==> flow/design.v <==
`timescale 1ns / 1ps
module Debouncer #(parameter CNT_BITS = 20) (
    input clk,
    input rst,
    input signal,   
    output reg signal_state,   
    output signal_up    
);
reg signal_sync_0;  always @(posedge clk) signal_sync_0 <= rst ? 1'b0 : signal;
reg signal_sync_1;  always @(posedge clk) signal_sync_1 <= rst ? 1'b0 : signal_sync_0;
reg [CNT_BITS-1:0] signal_cnt;
wire signal_idle = (signal_state==signal_sync_1);
wire signal_cnt_max = &signal_cnt;	 
always @(posedge clk)
if(rst)
begin
    signal_cnt <= 0;
    signal_state <= 1'b0;
end
else if(signal_idle)
    signal_cnt <= 0;   
else
begin
    signal_cnt <= signal_cnt + 1'b1;   
    if(signal_cnt_max) signal_state <= ~signal_state;   
end
assign signal_up   = ~signal_idle & signal_cnt_max &  signal_state;
endmodule
`timescale 10s / 1s
module clock_divisor #(parameter DIV_MAX = 50000000, parameter DIV_BITS = 26) (
    input clk_100MHz,
    input rst,
	 input reset,
    output reg clk_1Hz 
    );
reg[DIV_BITS-1:0] contador;
reg reset_last;
always @(posedge clk_100MHz)
begin
	if (rst)
	begin
		contador = 0;
		clk_1Hz <= 0;
		reset_last = 0;
	end
	else if (reset && reset != reset_last)
	begin
		contador = 0;
		clk_1Hz <= 0;
		reset_last = reset;
	end
	else
	begin
		if(contador != DIV_MAX)	
		begin
			contador = contador + 1 ; 
		end
		else
		begin
			contador = 0;
			clk_1Hz <= ~clk_1Hz; 
		end
		reset_last = reset;
	end
end
endmodule
`timescale 1ns / 1ps
module temporizador #(parameter DIV_MAX = 50000000, parameter DIV_BITS = 26) (
	 input clk_100MHz,
	 input rst,
    input[1:0]    value,
	 input   start_timer,
    output reg  t_expired, 
	 output reg reset
    );
reg[1:0] counter;
reg counting;
reg add_one;
reg add_one_last;
reg clk_1Hz_last;
wire clk_1Hz;
clock_divisor #(.DIV_MAX(DIV_MAX), .DIV_BITS(DIV_BITS)) clk_dev(
	.clk_100MHz(clk_100MHz),
	.rst(rst),
	.clk_1Hz(clk_1Hz),
	.reset(reset)
 );
always @(posedge clk_100MHz)
begin
	if(rst)
	begin
		counter = 0;
		counting = 0;
		add_one_last = 0;
		t_expired <= 0;
		reset <= 0;
	end
	else if(counting)
	begin
		if(add_one_last != add_one)
		begin
			add_one_last = add_one;
			counter = counter + 1;
		end
		else
		begin
			counter = counter;
		end
		if(counter >= value)
		begin
			t_expired <= 1;
			counting = 0;
			reset <= 0;
			add_one_last = add_one;
		end
		else
		begin
			reset <= 1;
			counting = 1;
			t_expired <= 0;
		end
	end
	else
	begin
		add_one_last = add_one;
		t_expired <= 0;
		if(start_timer)
		begin
			counting = 1;
			reset <= 1;
			counter = 0;
		end
		else
		begin
			counting =0;
			reset <= 0;
			counter = 0;	
		end
	end	
end
always @(posedge clk_100MHz)
begin
	if(rst)
	begin
		clk_1Hz_last <= 0;
		add_one <= 0;
	end
	else
	begin
		clk_1Hz_last <= clk_1Hz;
		if(clk_1Hz && !clk_1Hz_last)
			add_one <= ~ add_one;
	end
end
endmodule
`timescale 1ns / 1ps
module FSM(
    input clk,
    input rst,
    input ok,
    input t_expired,
	 input reset,
	 input [2:0] c_type,
    output reg [2:0]ing_type,
	 output reg start_timer,
	 output reg[7:3] ingredientes,
	 output reg cobrar,
	 output reg [2:0] c_type_saved
    );
  parameter INICIO  = 4'b0000,AGUA = 4'b0010,CAFE = 4'b0100, MILK  = 4'b0110,CHOCO = 4'b1000,AZUC = 4'b1010, COBRAR_WAIT = 4'b1111;
  parameter LAGUA = 4'b0001,LCAFE = 4'b0011, LMILK  = 4'b0101,LCHOCO = 4'b0111,LAZUC = 4'b1001, COBRAR = 4'b1011;
  reg   [3:0] state;
always @ (posedge clk)
begin  
if(rst)
begin
	state <=  INICIO;
	c_type_saved <= 0;
end
else if(reset == 1'b1)
begin
	state <=  INICIO;
end
else begin	
	case(state)
		  INICIO : if (ok == 1'b1)
					  begin
						  state <= LAGUA;
						  c_type_saved <= c_type;
					  end
					  else 
						  state <= INICIO;
		  LAGUA : state <= AGUA;
		  AGUA : if (t_expired) begin
						  state <= LCAFE; end
					  else 
						  state <= AGUA;
		  LCAFE: state <= CAFE;
		  CAFE :if (t_expired)begin
						  state <= LMILK; end
					  else 
						  state <= CAFE;
		  LMILK: state <= MILK;			  
		  MILK :if (t_expired) begin
						  state <= LCHOCO; end
					  else 
						  state <= MILK;
		  LCHOCO : state <= CHOCO;
		  CHOCO : if (t_expired) begin
						  state <= LAZUC; end
					  else 
						  state <= CHOCO;
		  LAZUC: state <= AZUC;
		  AZUC : if (t_expired) begin
						  state <= COBRAR; end
					  else 
						  state <= AZUC;
		  COBRAR: begin
					c_type_saved <= 0;
					state <= COBRAR_WAIT;
					end
		  COBRAR_WAIT: begin
					c_type_saved <= 0;
					state <= INICIO;
					end
		  default : state <= INICIO;
		 endcase
 end
end
always @(state) 
     begin
	  case(state)
      INICIO : begin
			ing_type =  3'b000;
			start_timer =  1'b0;
			ingredientes =  5'b00000;
			cobrar = 0;
               end
		LAGUA : begin
			 ing_type =  3'b001;
			 start_timer =  1'b0;
			 ingredientes =  5'b10000;
			 cobrar = 0;
             end
      AGUA : begin
			 ing_type =  3'b001;
			 start_timer =  1'b1;
			 ingredientes =  5'b10000;
			 cobrar = 0;
             end
		LCAFE : begin
             ing_type =  3'b010;
	          start_timer =  1'b0;
	          ingredientes =  5'b01000;
		       cobrar = 0;
             end
      CAFE : begin
             ing_type =  3'b010;
	          start_timer =  1'b1;
	          ingredientes =  5'b01000;
			    cobrar = 0;
             end
		LMILK: begin
             ing_type =  3'b011;
	          start_timer =  1'b0;
	          ingredientes =  5'b00100;
			    cobrar = 0;
             end		 
	   MILK: begin
             ing_type =  3'b011;
	          start_timer =  1'b1;
	          ingredientes =  5'b00100;
			    cobrar = 0;
             end
		LCHOCO : begin
				ing_type =  3'b100;
				start_timer =  1'b0;
				ingredientes =  5'b00010;
			   cobrar = 0;
				end
      CHOCO : begin
				ing_type =  3'b100;
				start_timer =  1'b1;
				ingredientes =  5'b00010;
			   cobrar = 0;
				end
		LAZUC : begin
			ing_type =  3'b101;
			start_timer=  1'b0;
			ingredientes=  5'b00001;
			cobrar = 0;
			end
      AZUC : begin
			ing_type =  3'b101;
			start_timer=  1'b1;
			ingredientes=  5'b00001;
			cobrar = 0;
			end
		COBRAR : begin
			ing_type =  3'b000;
			start_timer=  1'b0;
			ingredientes=  5'b00000;
			cobrar = 1;
			end
		COBRAR_WAIT : begin
			ing_type =  3'b000;
			start_timer=  1'b0;
			ingredientes=  5'b00000;
			cobrar = 0;
			end
     default : begin
					ing_type =  3'b000;
					start_timer=  1'b0;
               ingredientes =  5'b00000;
					cobrar = 0;
               end
    endcase
   end
 endmodule  
`timescale 1ns / 1ps
module Comparador(
	 input clk,
	 input rst,
    input [3:0] dinero,
    input [2:0] c_type,
    output reg ok,
    output reg [3:0] cambio
    );
reg [3:0] precio;
always @ (posedge clk)
begin
	case(c_type)
		3'b001: precio = 3;
		3'b010: precio = 4;
		3'b011: precio = 5;
		3'b100: precio = 7;
		default: precio = 0;	
	endcase
	if (rst)
	begin
		ok <= 0;
		cambio <= 0;
	end
	else if (precio !=0)
	begin
		if(dinero >= precio)
		begin
			ok <= 1;
			cambio  <= dinero - precio;
		end
      else
		begin
			ok <= 0;
			cambio <= 0;
		end
	end
	else
	begin
		ok <= 0;
		cambio <= 0;
	end
end
endmodule
`timescale 1ns / 1ps
module Contador(
	 input clk,
	 input rst,
    input one,
    input five,
    input reset,
    output reg [3:0] total
    );
	always @(posedge clk)
		if (rst || reset) total <= 0 ;
		else 
		begin
			if (one) total <= total + 1 ;
			if (five) total <= total + 5 ;
		end
endmodule
`timescale 1ns / 1ps
module SelectBebida(
    input [3:0] switches,
    output reg [2:0] c_type
    );
always @(*)
begin
	case (switches)
			4'b0001 : c_type = 3'b001;
			4'b0010 : c_type = 3'b010;
			4'b0100 : c_type = 3'b011;
			4'b1000 : c_type = 3'b100;
			default : c_type = 3'b000;
	endcase
end
endmodule
`timescale 1ns / 1ps
module TimeSelector(
    input [2:0] c_type,
    input [2:0] ing_type,
    output reg [1:0] t_value
    );
always @(*)
begin
		if (c_type == 3'b001)
			case(ing_type)
				3'b001: t_value = 2;
				3'b010: t_value = 3;
				3'b011: t_value = 0;
				3'b100: t_value = 0;
				3'b101: t_value = 1;
				default: t_value = 0;
			endcase
		else if (c_type == 3'b010)
			case(ing_type)
				3'b001: t_value = 2;
				3'b010: t_value = 2;
				3'b011: t_value = 1;
				3'b100: t_value = 0;
				3'b101: t_value = 1;
				default: t_value = 0;
			endcase
		else if (c_type == 3'b011)
			case(ing_type)
				3'b001: t_value = 2;
				3'b010: t_value = 1;
				3'b011: t_value = 2;
				3'b100: t_value = 0;
				3'b101: t_value = 1;
				default: t_value = 0;
			endcase
		else if (c_type == 3'b100)
			case(ing_type)
				3'b001: t_value = 1;
				3'b010: t_value = 1;
				3'b011: t_value = 1;
				3'b100: t_value = 2;
				3'b101: t_value = 1;
				default: t_value = 0;
			endcase
		else
			t_value = 0;	
end
endmodule
`timescale 1ns / 1ps
module binto7seg(
	 input clk,
	 input rst,
    input  [3:0] binary,
    output reg [6:0] seg
    );
always @(posedge clk)
if (rst)
seg <= 7'b1000000;
else
case (binary)
4'b0000 :       
seg <= 7'b1000000;
4'b0001 :    	 
seg <= 7'b1111001;
4'b0010 :  		 
seg <= 7'b0100100; 
4'b0011 : 		 
seg <= 7'b0110000;
4'b0100 :		 
seg <= 7'b0011001;
4'b0101 :		 
seg <= 7'b0010010;  
4'b0110 :		 
seg <= 7'b0000010;
4'b0111 :		 
seg <= 7'b1111000;
4'b1000 :     	 
seg <= 7'b0000000;
4'b1001 :    	 
seg <= 7'b0010000;
4'b1010 :  		 
seg <= 7'b0001000; 
4'b1011 : 		 
seg <= 7'b0000011;
4'b1100 :		 
seg <= 7'b1000110;
4'b1101 :		 
seg <= 7'b0100001;
4'b1110 :		 
seg <= 7'b0000110;
4'b1111 :		 
seg <= 7'b0001110;
endcase
endmodule
`timescale 1ns / 1ps
module deco(
	 input clk,
	 input rst,
    input [1:0] in,
    output reg [3:0] out
    );
always@(posedge clk)
begin
	if (rst)
	  out <= 4'b1111;
	else
	case (in)
	  2'b00 : out <= 4'b1110;
	  2'b01 : out <= 4'b1101;
	  2'b10 : out <= 4'b1011;
	  2'b11 : out <= 4'b0111;
	  default : out <= 0;
	endcase
end
endmodule
`timescale 1ns / 1ps
module seven_segment #(parameter SEG_BITS = 17) (
	 input clk,
	 input rst,
    input [3:0] in,
    output [6:0] seg,
    output [3:0] an
  );
reg [SEG_BITS-1:0] contador; 
reg [1:0] an_select;
reg [3:0] x;
reg [3:0] unidades;
reg decenas;
binto7seg toseg (
		.clk(clk),
		.rst(rst),
		.binary(x),
		.seg(seg)
);
deco deco (
		.clk(clk),
		.rst(rst),
		.in(an_select),
		.out(an)
);
always @(posedge clk)
if (rst)
begin
contador <= 0;
an_select <= 0;
x <= 0;
unidades <= 0;
decenas <= 0;
end
else
begin
contador <= contador + 1; 
if(&contador)
 begin
	if (in > 9)
	begin
		decenas <= 1;
		unidades <= in - 10;
	end
	else
	begin
		decenas <= 0;
		unidades <= in;
	end
	contador <= 0;
	an_select <= an_select + 1;
	case (an_select)
			2'b01 : x <= unidades;
			2'b10 : x <= decenas;
			2'b11 : x <= 0;
			2'b00 : x <= 0;
			default : x <= 0;
	endcase
 end
end
endmodule
`timescale 1ns / 1ps
module main(
    input clk,
    input rst,
    input btnl,
	 input btnd,
	 input btnr,
	 input btnp,
	 input [3:0] speed,
    output [7:0] led,
	 output [6:0] seg,
	 output [3:0] an
    );
localparam DB_BITS  = 10;    
localparam DIV_MAX  = 2999;  
localparam DIV_BITS = 12;
localparam SEG_BITS = 10;    
wire [3:0] bebida;
wire [3:0] total;
wire [3:0] cambio;
reg [3:0] display;
wire reset_wire; 
wire reset_contador_wire;
wire cobrar_wire;
wire cancel_wire; 
wire hundred_wire; 
wire five_hundred_wire;
wire [2:0] c_type;
wire [2:0] c_type_saved;
wire t_expired;
wire [2:0] ing_type;
wire [1:0] t_value;
wire on_temp;
wire start_timer;
wire ok;
assign led[1:0] = 2'b00;
Debouncer #(.CNT_BITS(DB_BITS)) coffee(
	.clk(clk),
	.rst(rst),
	.signal(speed[0]),
	.signal_state(bebida[0])
);
Debouncer #(.CNT_BITS(DB_BITS)) coffee_milk(
	.clk(clk),
	.rst(rst),
	.signal(speed[1]),
	.signal_state(bebida[1])
);
Debouncer #(.CNT_BITS(DB_BITS)) cappuc(
	.clk(clk),
	.rst(rst),
	.signal(speed[2]),
	.signal_state(bebida[2])
);
Debouncer #(.CNT_BITS(DB_BITS)) mocca(
	.clk(clk),
	.rst(rst),
	.signal(speed[3]),
	.signal_state(bebida[3])
);
Debouncer #(.CNT_BITS(DB_BITS)) cancel(
		.clk(clk),
	.rst(rst),
		.signal(btnd),
		.signal_state(cancel_wire)
);
Debouncer #(.CNT_BITS(DB_BITS)) reset(
		.clk(clk),
	.rst(rst),
		.signal(btnp),
		.signal_state(reset_wire)
);
Debouncer #(.CNT_BITS(DB_BITS)) hundred_coin(
		.clk(clk),
	.rst(rst),
		.signal(btnl),
		.signal_up(hundred_wire)
);
Debouncer #(.CNT_BITS(DB_BITS)) five_hundred_coin(
		.clk(clk),
	.rst(rst),
		.signal(btnr),
		.signal_up(five_hundred_wire)
);
SelectBebida selector(
	.switches(bebida),
	.c_type(c_type)
);
seven_segment #(.SEG_BITS(SEG_BITS)) seven_seg(
		.clk(clk),
	.rst(rst),
		.in(display),
		.seg(seg),
		.an(an)
);
Comparador comparador (
	.clk(clk),
	.rst(rst),
	.dinero(total),
	.c_type(c_type),
	.cambio(cambio),
	.ok(ok)
);
assign reset_contador_wire = cancel_wire||cobrar_wire;
Contador monedero(
		.clk(clk),
	.rst(rst),
		.one(hundred_wire),
		.five(five_hundred_wire),
		.reset(reset_contador_wire),
		.total(total)
);
temporizador #(.DIV_MAX(DIV_MAX), .DIV_BITS(DIV_BITS)) temp(
	.clk_100MHz(clk),
	.rst(rst),
	.value(t_value),
	.start_timer(start_timer),
	.t_expired(t_expired),	
	.reset(on_temp)
);
clock_divisor #(.DIV_MAX(DIV_MAX), .DIV_BITS(DIV_BITS)) clk_1Hz(
	.clk_100MHz(clk),
	.rst(rst),
	.clk_1Hz(led[2]),
	.reset(on_temp)
 );
TimeSelector time_select(
	.c_type(c_type_saved),
	.ing_type(ing_type),
	.t_value(t_value)
 );
FSM fsm(
		.clk(clk),
	.rst(rst),
		.ok(ok),
		.c_type(c_type),
		.t_expired(t_expired),
		.reset(reset_wire),
		.ing_type(ing_type),
		.start_timer(start_timer),
		.ingredientes(led[7:3]),
		.cobrar(cobrar_wire),
		.c_type_saved(c_type_saved)
    );
always@(posedge clk)
begin
	if(rst)
		display <= 0;
	else if(cambio !=0)
		display <= cambio;
	else
		display <= total;
end
endmodule
Tool chain data of main
What the tools print for main, step after step.
Line numbers count from 1 in the design file above.
Operators carry their Yosys type and port widths (W data, S select, Z words).
Library cell names are shortened.
{"block": "design", "top_module": "main", "clk_port": "clk", "cell_library": "sky130hd", "lib_corner": "tt_025C_1v80"}

Elaborated design
Counts by Yosys on the flattened word-level netlist (proc, flatten, opt, wreduce; memories kept). Print and check cells are left out.
Memory sizes are those after Yosys's memory passes, which may raise the word count (mostly to a power of two), join words into wider ones and drop unused or constant bits.
{"block": "word_totals", "clocked_rd_ports_x_width": 17, "ff_bits": 183, "input_bits": 10, "mem_bits_ro": 272, "out_inout_bits": 19, "memories": 2}
{"block": "memory_table", "memory": "(no name shown)", "size": 16, "width": 10, "rd": 1, "wr": 0, "line_no": 232, "rtl": "case(state)"}
{"block": "memory_table", "memory": "(no name shown)", "size": 16, "width": 7, "rd": 1, "wr": 0, "line_no": 456, "rtl": "case (binary)"}
{"block": "classes", "eq_ne": 46, "n_reduce_logical": 46, "cmp": 3, "addsub": 17, "logic": 28, "mux": 38}
{"block": "op_table", "operator": "$add A10 B1 Y10 const B", "count": 9}
{"block": "op_table", "operator": "$reduce_and A11 Y1", "count": 8}
{"block": "op_table", "operator": "$pmux W4 S12", "count": 1}
{"block": "op_table", "operator": "$reduce_or A2 Y1", "count": 19}
{"block": "op_table", "operator": "$reduce_and A10 Y1", "count": 3}
{"block": "op_table", "operator": "$not A1 Y1", "count": 24}
{"block": "op_table", "operator": "$add A12 B1 Y12 const B", "count": 2}
{"block": "op_table", "operator": "$ne A12 B12 Y1 const B", "count": 2}
{"block": "op_table", "operator": "$eq A4 B4 Y1 const B", "count": 6}
{"block": "op_table", "operator": "$pmux W3 S4", "count": 2}
{"block": "op_table", "operator": "$eq A4 B3 Y1 const B", "count": 5}
{"block": "op_table", "operator": "$mux W4", "count": 5}
{"block": "op_table", "operator": "$eq A3 B2 Y1 const B", "count": 6}
{"block": "op_table", "operator": "$pmux W4 S4", "count": 1}
{"block": "op_table", "operator": "$mux W1", "count": 15}
{"block": "op_table", "operator": "$mux W2", "count": 7}
{"block": "op_table", "operator": "$eq A3 B3 Y1 const B", "count": 4}
{"block": "op_table", "operator": "$eq A4 B2 Y1 const B", "count": 3}
{"block": "op_table", "operator": "$pmux W4 S3", "count": 1}
{"block": "op_table", "operator": "$pmux W2 S2", "count": 3}
{"block": "op_table", "operator": "$eq A3 B1 Y1 const B", "count": 3}
{"block": "op_table", "operator": "$reduce_or A3 Y1", "count": 3}
{"block": "op_table", "operator": "$eq A1 B1 Y1", "count": 8}
{"block": "op_table", "operator": "$eq A4 B1 Y1 const B", "count": 2}
{"block": "op_table", "operator": "$reduce_bool A4 Y1", "count": 2}
{"block": "op_table", "operator": "$pmux W3 S2", "count": 1}
{"block": "op_table", "operator": "$pmux W2 S3", "count": 1}
{"block": "op_table", "operator": "$and A1 B1 Y1", "count": 4}
Other operator kinds: 22; their cells: 28.

Longest topological paths
Longest topological path by Yosys (ltp), each cell counted once; first at word level (registers and memories cut), then after technology mapping (sequential cells cut; the memories' decode and read muxes count).
{"block": "depth", "depth_word": 10, "abc_area": 0, "mapped_depth": 11, "depth_no_buf": 10}

Synthesis result
Yosys stat after the flow's synthesis: flattened, memories mapped to cells. It holds for the ABC_AREA given above (unset counts as 0); a run with the other value may have another netlist.
The area totals of this step are shown rounded.
{"block": "types", "cell": "dfxtp_1", "count": 201, "type_area_um2": 4.02E+03}
{"block": "types", "cell": "nor2_1", "count": 134, "type_area_um2": 502.982}
{"block": "types", "cell": "xor2_1", "count": 54, "type_area_um2": 472.954}
{"block": "types", "cell": "xnor2_1", "count": 48, "type_area_um2": 420.403}
{"block": "types", "cell": "ha_1", "count": 33, "type_area_um2": 412.896}
{"block": "types", "cell": "nand2_1", "count": 65, "type_area_um2": 243.984}
{"block": "types", "cell": "a21oi_1", "count": 47, "type_area_um2": 235.226}
{"block": "types", "cell": "nand3_1", "count": 46, "type_area_um2": 230.221}
{"block": "types", "cell": "and3_1", "count": 27, "type_area_um2": 168.912}
{"block": "types", "cell": "nor2b_1", "count": 26, "type_area_um2": 162.656}
{"block": "types", "cell": "o21ai_0", "count": 29, "type_area_um2": 145.139}
{"block": "types", "cell": "inv_1", "count": 35, "type_area_um2": 131.376}
{"block": "types", "cell": "nor3_1", "count": 26, "type_area_um2": 130.125}
{"block": "types", "cell": "nand4_1", "count": 17, "type_area_um2": 106.352}
{"block": "types", "cell": "or3_1", "count": 14, "type_area_um2": 87.584}
{"block": "types", "cell": "and4_1", "count": 9, "type_area_um2": 78.826}
{"block": "types", "cell": "clkbuf_1", "count": 19, "type_area_um2": 71.318}
{"block": "types", "cell": "nor4_1", "count": 8, "type_area_um2": 50.048}
Other cell types: 43; their cells: 104.
{"block": "mapped", "cells": 942, "seqArea_um2": 4020, "area_um2": 8520, "flip_flops": 201}
The figures by module come from a second, unflattened synthesis with its own total; it is not the netlist above.
{"block": "unflattened", "hier_cells": 987, "area_unflattened_um2": 9180}
Rows give one instance, submodules left out.
{"block": "modules", "module": "Debouncer (CNT_BITS=10)", "area_um2": 534, "instances": 8, "seq_area_um2": 260, "cells": 58}
{"block": "modules", "module": "clock_divisor", "area_um2": 613, "instances": 2, "seq_area_um2": 280, "cells": 66}
{"block": "modules", "module": "seven_segment (SEG_BITS=10)", "area_um2": 1030, "instances": 1, "seq_area_um2": 420, "cells": 113}
{"block": "modules", "module": "FSM", "area_um2": 937, "instances": 1, "seq_area_um2": 340, "cells": 103}
{"block": "modules", "module": "binto7seg", "area_um2": 452, "instances": 1, "seq_area_um2": 140, "cells": 44}
{"block": "modules", "module": "Comparador", "area_um2": 308, "instances": 1, "seq_area_um2": 100, "cells": 31}
{"block": "modules", "module": "temporizador", "area_um2": 307, "instances": 1, "seq_area_um2": 140, "cells": 31}
{"block": "modules", "module": "Contador", "area_um2": 189, "instances": 1, "seq_area_um2": 80.1, "cells": 18}
{"block": "modules", "module": "main", "area_um2": 180, "instances": 1, "seq_area_um2": 80.1, "cells": 20}
{"block": "modules", "module": "TimeSelector", "area_um2": 128, "instances": 1, "seq_area_um2": 0.0, "cells": 18}
{"block": "modules", "module": "deco", "area_um2": 111, "instances": 1, "seq_area_um2": 80.1, "cells": 8}
{"block": "modules", "module": "SelectBebida", "area_um2": 36.3, "instances": 1, "seq_area_um2": 0.0, "cells": 5}

Worst setup path after synthesis
Source: OpenSTA report_checks on the synthesized netlist (no wires, ideal clock, input and output delay 20% of the period each), path of least setup slack; recovery checks are left aside. Register names are those of the netlist, which keeps one name where synthesis merged equal registers.
{"block": "synth_timing", "path_kind": "input -> register", "start": "input port rst", "end": "register (no name shown)", "t_first_pin_ps": 2000, "arrival_time_ps": 3716, "required_time_ps": 9885, "path_buffers": 1, "setup_slack_ps": 6170, "delay_ps": 1831, "setup_ps": 115, "stages": 10, "clock_period_ps": 10000, "input_delay_ps": 2000, "period_less_setup_slack_ps": 3830}
"delay_ps" = arrival - input delay + setup time.
"stages": output pins that drive a net of the path, with the launching flip-flop's if there is one; two outputs of one cell count as two.
"period_less_setup_slack_ps" = period - worst setup slack (recovery checks aside). The figure is calculated, with input and output delays left at 20% of the set period.
The rows between start and end are the longest chain of elaborated cells between them; the timing report does not say that the signal goes this way. Where chains are equally long, one stands for them.
A line is the first line of the expression or statement that the cell stems from. Yosys adds cells for indexed reads and writes and turns some case tables into memories.
{"block": "synth_via", "cell_sequence": "clkbuf_1 -> or2_2 -> a21oi_1 -> o21a_1 -> o21a_1 -> ha_1 -> and3b_1 -> o21ai_0 -> a21oi_1 -> o21a_1", "elab_chain_cells": 2, "cells_between": 2, "lines_between": 0}
{"block": "synth_rtl", "element": "from (decl)", "line_no": 576, "rtl": "input rst,"}
{"block": "synth_rtl", "element": "$reduce_or A2 Y1"}
{"block": "synth_rtl", "element": "$mux W4"}

Timing after layout
Path of least setup slack in the final report of flow run A (OpenROAD, finished layout, wires in). Where an end is a register, its clock arrival counts in the times.
The path's times are printed in steps of 10 ps; the period is the one set.
{"block": "layout_timing", "path_kind": "register -> register", "start": "register mocca.signal_state", "end": "register comparador.cambio[2]", "required_time_ps": 4420, "setup_slack_ps": 1500, "t_first_pin_ps": 480, "arrival_time_ps": 2910, "clock_period_ps": 4050, "setup_ps": 120, "stages": 9, "path_buffers": 0}
The rows between start and end are the longest chain of elaborated cells between them; the timing report does not say that the signal goes this way. Where chains are equally long, one stands for them.
A register here has more assigning lines than the two given.
{"block": "layout_via", "cell_sequence": "dfxtp_1 -> inv_1 -> nor4_1 -> nor2_1 -> fa_1 -> a21o_1 -> a211o_1 -> o211ai_1 -> nor2_1", "elab_chain_cells": 7, "cells_between": 16, "lines_between": 5}
{"block": "layout_rtl", "element": "from (decl)", "line_no": 6, "rtl": "output reg signal_state,"}
{"block": "layout_rtl", "element": "from (assign)", "line_no": 18, "rtl": "signal_state <= 1'b0;"}
{"block": "layout_rtl", "element": "from (assign)", "line_no": 25, "rtl": "if(signal_cnt_max) signal_state <= ~signal_state;"}
{"block": "layout_rtl", "element": "$eq A4 B4 Y1", "line_no": 388, "rtl": "case (switches)"}
{"block": "layout_rtl", "element": "$pmux W3 S4", "line_no": 388}
{"block": "layout_rtl", "element": "$eq A3 B3 Y1", "line_no": 332, "rtl": "case(c_type)"}
{"block": "layout_rtl", "element": "$pmux W3 S4", "line_no": 332}
{"block": "layout_rtl", "element": "$ge A4 B3 Y1", "line_no": 346, "rtl": "if(dinero >= precio)"}
{"block": "layout_rtl", "element": "$not A1 Y1"}
{"block": "layout_rtl", "element": "$reduce_or A3 Y1"}
{"block": "layout_rtl", "element": "to (assign)", "line_no": 342, "rtl": "cambio <= 0;"}
{"block": "layout_rtl", "element": "to (assign)", "line_no": 349, "rtl": "cambio <= dinero - precio;"}
{"block": "layout_rtl", "element": "to (decl)", "line_no": 327, "rtl": "output reg [3:0] cambio"}

main through Yosys and OpenROAD on sky130hd: 5 stored runs, unordered, with their settings and measured results. The constraints put input and output delay at 20% of the set period each and load the outputs with 0.01 pF.
By "achieved_period_ps" is meant the clock period of the run minus its worst setup slack. This is arithmetic on one report: input and output delays are still those of the set period (20% each).
"worst_path_ps" = time allowed to the worst setup path (clock period - input delay - output delay, where it has them) - its slack; a late launch clock adds to it, a late capture clock takes from it.
"worst_path_ps" is given in steps of 10 ps.
The results are shown rounded.

{"run": "flow run A", "settings": { "CORE_UTILIZATION": 40, "period_ns": 4.05, "CAP_MARGIN": 20, "CORE_MARGIN": 2, "SLEW_MARGIN": 20 }, "results": { "worst_path_ps": 2550, "critical_path_kind": "register -> register", "cell_area_final_um2": 9760, "total_negative_slack_ps": 0, "achieved_period_ps": 2547, "ys_area_um2": 8520, "ws_setup_ps": 1500, "die_area_um2": 22500 }}
{"run": "flow run B", "settings": { "ABC_AREA": 0, "CAP_MARGIN": 30, "CELL_PAD_IN_SITES_GLOBAL_PLACEMENT": 0, "CORE_ASPECT_RATIO": 0.55, "CORE_MARGIN": 5, "CORE_UTILIZATION": 41, "CTS_CLUSTER_SIZE": 26, "GPL_TIMING_DRIVEN": 0, "HOLD_SLACK_MARGIN": 0.22, "MAX_ROUTING_LAYER": "met4", "MIN_ROUTING_LAYER": "met2", "PLACE_DENSITY_LB_ADDON": 0.19, "SETUP_SLACK_MARGIN": 0.24, "SLEW_MARGIN": 0, "period_ns": 2.79 }, "results": { "achieved_period_ps": 2447, "cell_area_final_um2": 9860, "ws_setup_ps": 343, "worst_path_ps": 2450, "critical_path_kind": "register -> register", "ys_area_um2": 8520, "total_negative_slack_ps": 0, "die_area_um2": 23900 }}
{"run": "flow run C", "settings": { "CORE_UTILIZATION": 40, "period_ns": 3.49, "CAP_MARGIN": 20, "CORE_MARGIN": 2, "SLEW_MARGIN": 20 }, "results": { "achieved_period_ps": 2527, "ws_setup_ps": 963, "worst_path_ps": 2530, "critical_path_kind": "register -> register", "ys_area_um2": 8520, "cell_area_final_um2": 9740, "total_negative_slack_ps": 0, "die_area_um2": 22500 }}
{"run": "flow run D", "settings": { "ABC_AREA": 0, "CAP_MARGIN": 30, "CELL_PAD_IN_SITES_GLOBAL_PLACEMENT": 0, "CORE_ASPECT_RATIO": 0.55, "CORE_UTILIZATION": 41, "MAX_ROUTING_LAYER": "met4", "PLACE_DENSITY_LB_ADDON": 0.19, "SLEW_MARGIN": 0, "period_ns": 5.55, "CORE_MARGIN": 2 }, "results": { "die_area_um2": 22000, "ws_setup_ps": 2770, "worst_path_ps": 1670, "critical_path_kind": "input -> register", "ys_area_um2": 8520, "achieved_period_ps": 2775, "total_negative_slack_ps": 0, "cell_area_final_um2": 9700 }}
{"run": "flow run E", "settings": { "CORE_MARGIN": 3, "CORE_UTILIZATION": 27, "GPL_TIMING_DRIVEN": 1, "MIN_ROUTING_LAYER": "met1", "PLACE_DENSITY": 0.4, "period_ns": 4.99, "CAP_MARGIN": 20, "SLEW_MARGIN": 20 }, "results": { "worst_path_ps": 1770, "critical_path_kind": "input -> register", "cell_area_final_um2": 9970, "die_area_um2": 33700, "total_negative_slack_ps": 0, "achieved_period_ps": 2769, "ws_setup_ps": 2220, "ys_area_um2": 8520 }}
